==> flow/design.v <==
module AudDSP (
    input i_rst_n,
    input i_clk,
    input i_start,  
    input i_pause,  
    input [2:0] i_speed,
    input i_is_slow,
    input i_slow_mode,
    input i_daclrck,                
    input signed [15:0] i_sram_data,
    input [19:0] i_sram_stop_addr,  
    output signed [15:0] o_dac_data,
    output o_en,                    
    output o_is_pause,
    output [19:0] o_sram_addr
);
    localparam S_IDLE = 0;
    localparam S_PAUSE = 1;
    localparam S_PLAY = 2;
    localparam S_EMPTY = 3;
    reg [2:0] state_r, state_w;
    reg is_pause_r, is_pause_w;
    reg is_slow_r, is_slow_w;
    reg slow_mode_r, slow_mode_w;
    reg [2:0] speed_r, speed_w;
    reg [3:0] slow_counter_r, slow_counter_w;
    reg [1:0] get_data_counter_r, get_data_counter_w;
    reg [19:0] addr_r, addr_w;
    reg signed [15:0] sram_data_r, sram_data_w, sram_data_next_r, sram_data_next_w;
    reg [15:0] o_data_r, o_data_w;
    assign o_en = !i_daclrck;
    assign o_dac_data = o_data_r;
    assign o_sram_addr = addr_r;
    assign o_is_pause = is_pause_r;
    always @(*) begin
        state_w = state_r;
        case(state_r)
            S_IDLE: begin
                if(i_start)         state_w = S_PAUSE;
                else                state_w = S_IDLE;
            end
            S_PAUSE: begin
                if(!is_pause_r)     state_w = S_PLAY;
                else                state_w = S_PAUSE;
            end
            S_PLAY: begin
                if(is_pause_r)      state_w = S_PAUSE;
                else begin
                    if(!i_daclrck)  state_w = S_EMPTY;
                    else            state_w = S_PLAY;
                end
            end
            S_EMPTY: begin
                if(is_pause_r)      state_w = S_PAUSE;
                else begin
                    if(!i_daclrck)  state_w = S_EMPTY;
                    else            state_w = S_PLAY;
                end
            end
        endcase
    end
    always @(*) begin
        slow_counter_w = slow_counter_r;
        case(state_r)
            S_IDLE:     slow_counter_w = 0;
            S_PAUSE:    slow_counter_w = 0;
            S_PLAY: begin
                if(is_slow_r && !is_pause_r && i_daclrck) begin
                    if(slow_counter_r == speed_r)   slow_counter_w = 0;
                    else                            slow_counter_w = slow_counter_r + 1;
                end
            end
        endcase
    end
    always @(*) begin
        get_data_counter_w = get_data_counter_r;
        case(state_r)
            S_IDLE:     get_data_counter_w = 0;
            S_PAUSE:    get_data_counter_w = 0;
            S_PLAY: begin
                if(get_data_counter_r < 3)  get_data_counter_w = get_data_counter_r + 1;
            end
            S_EMPTY:    get_data_counter_w = 0;
        endcase
    end
    always @(*) begin
        is_pause_w = is_pause_r;
        case(state_r)
            S_IDLE:                 is_pause_w = 1;
            S_PAUSE: if(i_pause)    is_pause_w = 0;
            S_PLAY:  if(i_pause)    is_pause_w = 1;
            S_EMPTY: if(i_pause)    is_pause_w = 1;
        endcase
    end
    always @(*) begin
        is_slow_w = is_slow_r;
        slow_mode_w = slow_mode_r;
        speed_w = speed_r;
        case(state_r)
            S_IDLE: begin
                is_slow_w = 0;
                slow_mode_w = 0;
                speed_w = 0;
            end
            S_PAUSE: begin
                is_slow_w = i_is_slow;
                slow_mode_w = i_slow_mode;
                speed_w = i_speed;
            end
            S_PLAY: begin
                is_slow_w = is_slow_r;
                slow_mode_w = slow_mode_r;
                speed_w = speed_r;
            end
            S_EMPTY: begin
                is_slow_w = i_is_slow;
                slow_mode_w = i_slow_mode;
                speed_w = i_speed;
            end
        endcase
    end
    reg [20:0] temp_addr;      
    always @(*) begin
        addr_w = addr_r;
        temp_addr = addr_r;
        case(state_r)
            S_IDLE:     temp_addr = 0;
            S_PLAY: begin
                if(get_data_counter_r == 0) begin
                    if(is_slow_r) begin
                        if(slow_counter_r == 0)     temp_addr = addr_r + 1;
                    end
                    else                            temp_addr = addr_r + speed_r + 1;
                end
            end
        endcase
        if(temp_addr > i_sram_stop_addr)    addr_w = 0;
        else                                addr_w = temp_addr;
    end
    always @(*) begin
        sram_data_w = sram_data_r;
        sram_data_next_w = sram_data_next_r;
        case(state_r)
            S_IDLE: begin
                sram_data_w = 0;
                sram_data_next_w = 0;
            end
            S_PAUSE: begin
                sram_data_next_w = i_sram_data;
            end
            S_PLAY: begin
                if(get_data_counter_r == 2) begin
                    if(is_slow_r)begin           
                        if(slow_counter_r == 0) begin
                            sram_data_w = sram_data_next_r;
                            sram_data_next_w = i_sram_data;
                        end
                    end
                    else begin                   
                        sram_data_w = sram_data_next_r;
                        sram_data_next_w = i_sram_data;
                    end
                end
            end
        endcase
    end
    reg signed [16:0] diff;
    reg signed [20:0] diff_counter_prod;
    reg signed [20:0] diff_counter_prod_div_speed;
    always @(*) begin
        o_data_w = o_data_r;
        diff = 0;
        diff_counter_prod = 0;
        diff_counter_prod_div_speed = 0;
        case(state_r)
            S_IDLE: o_data_w = 0;
            S_PLAY: begin
                if(get_data_counter_r == 3) begin
                    if(is_slow_r) begin
                        if(slow_mode_r) begin
                            diff = $signed(sram_data_next_r) - $signed(sram_data_r);
                            diff_counter_prod = $signed(diff) * $signed({1'b0, slow_counter_r});
                            diff_counter_prod_div_speed = $signed($signed(diff_counter_prod) / $signed({1'b0, speed_r + 1}));
                            o_data_w = $signed($signed(sram_data_r) + $signed(diff_counter_prod_div_speed));
                        end
                        else o_data_w = sram_data_r;
                    end
                    else o_data_w = sram_data_r;
                end
            end
        endcase
    end
    always_ff @(posedge i_clk or negedge i_rst_n) begin
        if(!i_rst_n) begin
            state_r <= S_IDLE;
            is_pause_r <= 1;
            addr_r <= 0;
            speed_r <= 0;
            o_data_r <= 0;
            is_slow_r <= 0;
            slow_mode_r <= 0;
            sram_data_r <= 0;
            slow_counter_r <= 0;
            sram_data_next_r <= 0;
            get_data_counter_r <= 0;
        end
        else begin
            state_r <= state_w;
            is_pause_r <= is_pause_w;
            addr_r <= addr_w;
            speed_r <= i_speed;
            o_data_r <= o_data_w;
            is_slow_r <= i_is_slow;
            slow_mode_r <= i_slow_mode;
            sram_data_r <= sram_data_w;
            slow_counter_r <= slow_counter_w;
            sram_data_next_r <= sram_data_next_w;
            get_data_counter_r <= get_data_counter_w;
        end
    end
endmodule
======== Reports on AudDSP ========
Tool output for the design above, in the order of the flow.
Lines are those of the file above, counted from 1.
Operators carry their Yosys type and port widths (W data, S select, Z words).
Cell names lack the library's common part.
A cell with n/a has no value.
inputs
  design top .............................. AudDSP
  clock port .............................. i_clk
  library ................................. sky130hd
  timing corner ........................... tt_025C_1v80

======== After elaboration ========
Yosys after proc, flatten, opt, wreduce and memory -nomap, before mapping. Memory bits, and registers merged into a memory's read port (data or address), are not among the register bits. Print and check cells are not counted. Equal cells are merged and count once.
cells by class
  divide/modulo/power cells ............... 1
  equality and inequality tests ........... 13
  multiplexer cells ....................... 30
  order comparisons ....................... 2
  add/sub/neg operators ................... 8
  multipliers ............................. 1
  reductions and logical operators ........ 21
operators by type and width
  operator                 number
  $div A33 B33 Y33         1
  $mux W16                 9
  $mul A17 B5 Y21          1
  $pmux W16 S2             2
  $mux W21                 3
  $pmux W16 S3             1
  $pmux W21 S2             1
  $add A20 B1 Y21 const B  1
  $add A20 B3 Y21          1
  $add A21 B1 Y21 const B  1
  $gt A21 B20 Y1           1
  $mux W20                 1
  $sub A16 B16 Y17         1
  $add A16 B16 Y16         1
  $ne A2 B2 Y1 const B     5
  $reduce_and A3 Y1        3
  $pmux W3 S3              1
  $pmux W4 S2              1
  $mux W4                  2
  $reduce_and A2 Y1        3
  $reduce_bool A2 Y1       3
  $eq A3 B2 Y1 const B     2
  $mux W2                  3
  $eq A2 B2 Y1 const B     2
  $reduce_or A2 Y1         2
  $add A3 B1 Y4 const B    1
  $add A4 B1 Y4 const B    1
  $eq A4 B3 Y1             1
Not listed: further kinds 16, cells in them 21.
storage and ports
  cells after elaboration ................. 87
  flip-flop bits (word level) ............. 83
  input port bits ......................... 46
  output and inout bits ................... 38

======== Depth ========
Yosys ltp: most cells in a row. Word level: on the elaborated netlist, between registers, memories and ports. Mapped: between sequential cells and ports; inverters and the memories' decode and read muxes count.
logic depth
  depth after elaboration ................. 8
  ABC_AREA ................................ 1
  mapped depth ............................ 413
  gate-level depth less buffers ........... 382

======== Synthesis result ========
The flow's flattened synthesis, as Yosys stat reports it; memories are mapped. The netlist is that of the ABC_AREA named above (0 if unset); the other value can give another one.
cells by type
  cell      number  total area (µm²)
  nand2_1   1,516   5.69E+03
  inv_1     909     3.41E+03
  ha_1      230     2,877.76
  nor2_1    755     2.83E+03
  nand3_1   563     2.82E+03
  dfrtp_1   82      2.05E+03
  nand4_1   209     1.31E+03
  xor2_1    145     1.27E+03
  o21ai_0   223     1,116.07
  nand3_2   102     1.02E+03
  a21oi_1   158     790.758
  fa_1      37      740.71
  nand2_2   114     713.184
  nor2_4    49      551.779
  xnor2_1   59      516.746
  nor2_2    82      512.992
  nand3b_1  68      510.49
  nand2_4   43      484.214
Other cell types: 62; their cells: 616.
synthesis totals
  standard cells after synthesis .......... 5,960
  sequential part of the area ............. 2,104.5 µm²
  flip-flops .............................. 84
  mapped area ............................. 33,387.0 µm²
  buffer cells ............................ 85

======== Path before layout ========
OpenSTA on the mapped netlist: ideal clock, no wires. The path of least setup slack (recovery checks aside). Input and output delay are each 20% of the period. Register names are those of the netlist, which keeps one name where synthesis merged equal registers.
timing path after synthesis
  path kind ............................... register to register
  start point ............................. register speed_r[0]
  end point ............................... register o_data_r[15]
  clock period ............................ 100,000 ps
  path buffers ............................ 35
  path slack .............................. 45,046 ps
  data arrival time ....................... 54,834 ps
  delay of the path ....................... 54,955 ps
  library setup time ...................... 121 ps
  launch time at the first pin ............ 0 ps
  stages on the path ...................... 388
  data required time ...................... 99,879 ps
  synthesis period reached ................ 54,954 ps
"delay of the path" = arrival - input delay + setup time.
"stages on the path" counts driving pins, that of a launching flip-flop among them; a cell with two outputs on the path counts twice.
"synthesis period reached" = period - worst setup slack (recovery checks aside). The figure is calculated, with input and output delays left at 20% of the set period.
The rows between start and end are the longest chain of elaborated cells between them; the timing report does not say that the signal goes this way. Where chains are equally long, one stands for them.
Each line given opens the expression or statement behind the cell; cells for indexed reads and writes are added by Yosys, which also makes memories of some case tables.
on the way, after synthesis
  path through ............................ dfrtp_1 > ha_1 > inv_2 > ha_1 > o21ai_0 > nand2_1 > nand3_1 > and2_1 > ha_1 > nand2_1 > nand3b_1 > nand2_1 > clkinv_1 > nand3_1 > nand2_1 > ha_1 > nand3_1 > or2_1 > [... 352 more ...] > o21bai_1 > a21oi_1 > o21bai_1 > a21oi_1 > o21ai_0 > a21oi_1 > o21bai_1 > a21oi_1 > o21bai_1 > nand2_1 > nand2_1 > a21oi_1 > xnor2_1 > inv_1 > nand3_1 > nand4_1 > nand3_1 > nand2_1
  length of the longest elaborated chain .. 7
  elaborated cells between the ends (all ways) .. 7
  RTL lines with such cells ............... 6
  classes of those cells .................. 2 x add/sub; 1 x div; 4 x mux
ends and longest elaborated chain, after synthesis
  element           RTL line  text
  from (decl)       25        reg [2:0] speed_r, speed_w;
  from (assign)     198       speed_r <= 0;
  from (assign)     211       speed_r <= i_speed;
  $add A3 B1 Y4     183       diff_counter_prod_div_speed = $signed($signed(diff_counter_prod) / $signed({1'b0, speed_r + 1}));
  $div A33 B33 Y33  183
  $add A16 B16 Y16  184       o_data_w = $signed($signed(sram_data_r) + $signed(diff_counter_prod_div_speed));
  $mux W16          180       if(slow_mode_r) begin
  $mux W16          179       if(is_slow_r) begin
  $mux W16          178       if(get_data_counter_r == 3) begin
  $pmux W16 S2      175       case(state_r)
  to (assign)       199       o_data_r <= 0;
  to (assign)       212       o_data_r <= o_data_w;
  to (decl)         30        reg [15:0] o_data_r, o_data_w;

======== Timing after layout ========
Path of least setup slack in the final report of entry A (OpenROAD, finished layout, wires in). Where an end is a register, its clock arrival counts in the times.
The report prints the path's times to 10 ps; the period is as set.
timing path post-layout
  path kind ............................... register to register
  start point ............................. register speed_r[0]
  end point ............................... register o_data_r[15]
  data required time ...................... 132,250 ps
  launch time at the first pin ............ 360 ps
  clock period ............................ 132,000 ps
  path buffers ............................ 2
  path slack .............................. 63,010 ps
  library setup time ...................... 120 ps
  data arrival time ....................... 69,230 ps
  stages on the path ...................... 355
The rows between start and end are the longest chain of elaborated cells between them; the timing report does not say that the signal goes this way. Where chains are equally long, one stands for them.
on the way, post-layout
  path through ............................ dfrtp_2 > buf_4 > ha_1 > o21ai_0 > nand2_1 > nand2_1 > nand2_1 > and2_1 > ha_1 > nand2_1 > nand3b_1 > nand2_1 > clkinv_1 > nand3_1 > nand2_1 > ha_1 > nand3_1 > or2_1 > [... 319 more ...] > o21bai_1 > a21oi_1 > o21bai_1 > a21oi_1 > o21ai_0 > a21oi_1 > o21bai_1 > a21oi_1 > o21bai_1 > nand2_1 > nand2_1 > a21oi_1 > xnor2_1 > nand2_1 > nand3_1 > nand2_1 > nand3_1 > nand2_1
  length of the longest elaborated chain .. 7
  elaborated cells between the ends (all ways) .. 7
  RTL lines with such cells ............... 6
  classes of those cells .................. 2 x add/sub; 1 x div; 4 x mux
ends and longest elaborated chain, post-layout
  element           RTL line  text
  from (decl)       25        reg [2:0] speed_r, speed_w;
  from (assign)     198       speed_r <= 0;
  from (assign)     211       speed_r <= i_speed;
  $add A3 B1 Y4     183       diff_counter_prod_div_speed = $signed($signed(diff_counter_prod) / $signed({1'b0, speed_r + 1}));
  $div A33 B33 Y33  183
  $add A16 B16 Y16  184       o_data_w = $signed($signed(sram_data_r) + $signed(diff_counter_prod_div_speed));
  $mux W16          180       if(slow_mode_r) begin
  $mux W16          179       if(is_slow_r) begin
  $mux W16          178       if(get_data_counter_r == 3) begin
  $pmux W16 S2      175       case(state_r)
  to (assign)       199       o_data_r <= 0;
  to (assign)       212       o_data_r <= o_data_w;
  to (decl)         30        reg [15:0] o_data_r, o_data_w;

Wiki page: AudDSP / flow data

Measured data: module AudDSP, platform sky130hd, 5 stored runs of the flow under differing settings, order arbitrary. Input and output delays are each 20% of the period that was set; the output load is 0.01 pF.
"reached clock period" is the run's clock period less its worst setup slack. It is reckoned from that one timing run; input and output delays stay at 20% of the period that was set.
By "allowed time less slack (worst setup path)" is meant the share of the clock period that the worst setup path is allowed (20% is reserved at inputs, 20% at outputs), minus its slack. Clock arrival times at its registers enter into it.
"allowed time less slack (worst setup path)" is given in steps of 10 ps.

---- entry A ----
settings
  ABC_AREA = 1
  CAP_MARGIN = 20
  CELL_PAD_IN_SITES_DETAIL_PLACEMENT = 2
  CORE_UTILIZATION = 36
  CTS_CLUSTER_DIAMETER = 232
  MAX_ROUTING_LAYER = met4
  PLACE_DENSITY_LB_ADDON = 0.08
  SLEW_MARGIN = 10
  period_ns = 132.0
  CORE_MARGIN = 2
results
  utilization after routing ............... 0.386
  reached clock period .................... 68,987 ps
  netlist area reported by Yosys .......... 33,387.0 µm²
  total die area .......................... 95,193.8 µm²
  setup total negative slack .............. 0 ps
  worst hold slack in the final report .... 520 ps
  setup slack of the worst path ........... 63,013 ps
  allowed time less slack (worst setup path) .. 68,990 ps
  worst setup path type ................... register to register

---- entry B ----
settings
  CAP_MARGIN = 15
  CELL_PAD_IN_SITES_DETAIL_PLACEMENT = 2
  CELL_PAD_IN_SITES_GLOBAL_PLACEMENT = 0
  CORE_UTILIZATION = 42
  CTS_CLUSTER_DIAMETER = 62
  CTS_CLUSTER_SIZE = 53
  GPL_ROUTABILITY_DRIVEN = 0
  GPL_TIMING_DRIVEN = 0
  MAX_ROUTING_LAYER = met5
  PLACE_DENSITY_LB_ADDON = 0.13
  SETUP_SLACK_MARGIN = 0.15
  period_ns = 150.0
  CORE_MARGIN = 2
  SLEW_MARGIN = 20
results
  no results, routing failed with ODB-0269

---- entry C ----
settings
  ABC_AREA = 1
  CAP_MARGIN = 30
  CELL_PAD_IN_SITES_GLOBAL_PLACEMENT = 1
  CORE_ASPECT_RATIO = 1.27
  CORE_UTILIZATION = 68
  CTS_CLUSTER_DIAMETER = 43
  GPL_ROUTABILITY_DRIVEN = 0
  GPL_TIMING_DRIVEN = 0
  MAX_ROUTING_LAYER = met5
  PLACE_DENSITY = 0.54
  SETUP_SLACK_MARGIN = 5.0
  SLEW_MARGIN = 0
  period_ns = 103.0
  CORE_MARGIN = 2
results
  no results, placement failed with GPL-0301

---- entry D ----
settings
  CAP_MARGIN = 10
  CELL_PAD_IN_SITES_DETAIL_PLACEMENT = 0
  CORE_MARGIN = 8
  CORE_UTILIZATION = 52
  GPL_ROUTABILITY_DRIVEN = 0
  GPL_TIMING_DRIVEN = 1
  HOLD_SLACK_MARGIN = 0.28
  MAX_ROUTING_LAYER = met4
  MIN_ROUTING_LAYER = met1
  PLACE_DENSITY_LB_ADDON = 0.22
  SLEW_MARGIN = 20
  TNS_END_PERCENT = 95
  period_ns = 153.0
results
  utilization after routing ............... 0.555
  reached clock period .................... 85,275 ps
  netlist area reported by Yosys .......... 27,923.0 µm²
  total die area .......................... 61,370.2 µm²
  setup total negative slack .............. 0 ps
  worst hold slack in the final report .... 483 ps
  setup slack of the worst path ........... 67,725 ps
  allowed time less slack (worst setup path) .. 85,270 ps
  worst setup path type ................... register to register

---- entry E ----
settings
  ABC_AREA = 0
  CAP_MARGIN = 25
  CELL_PAD_IN_SITES_GLOBAL_PLACEMENT = 0
  CORE_ASPECT_RATIO = 1.24
  CORE_UTILIZATION = 51
  CTS_CLUSTER_DIAMETER = 64
  GPL_ROUTABILITY_DRIVEN = 0
  PLACE_DENSITY_LB_ADDON = 0.05
  period_ns = 133.0
  CORE_MARGIN = 2
  SLEW_MARGIN = 20
results
  utilization after routing ............... 0.548
  reached clock period .................... 84,983 ps
  netlist area reported by Yosys .......... 27,923.0 µm²
  total die area .......................... 56,650.2 µm²
  setup total negative slack .............. 0 ps
  worst hold slack in the final report .... 480 ps
  setup slack of the worst path ........... 48,017 ps
  allowed time less slack (worst setup path) .. 84,980 ps
  worst setup path type ................... register to register
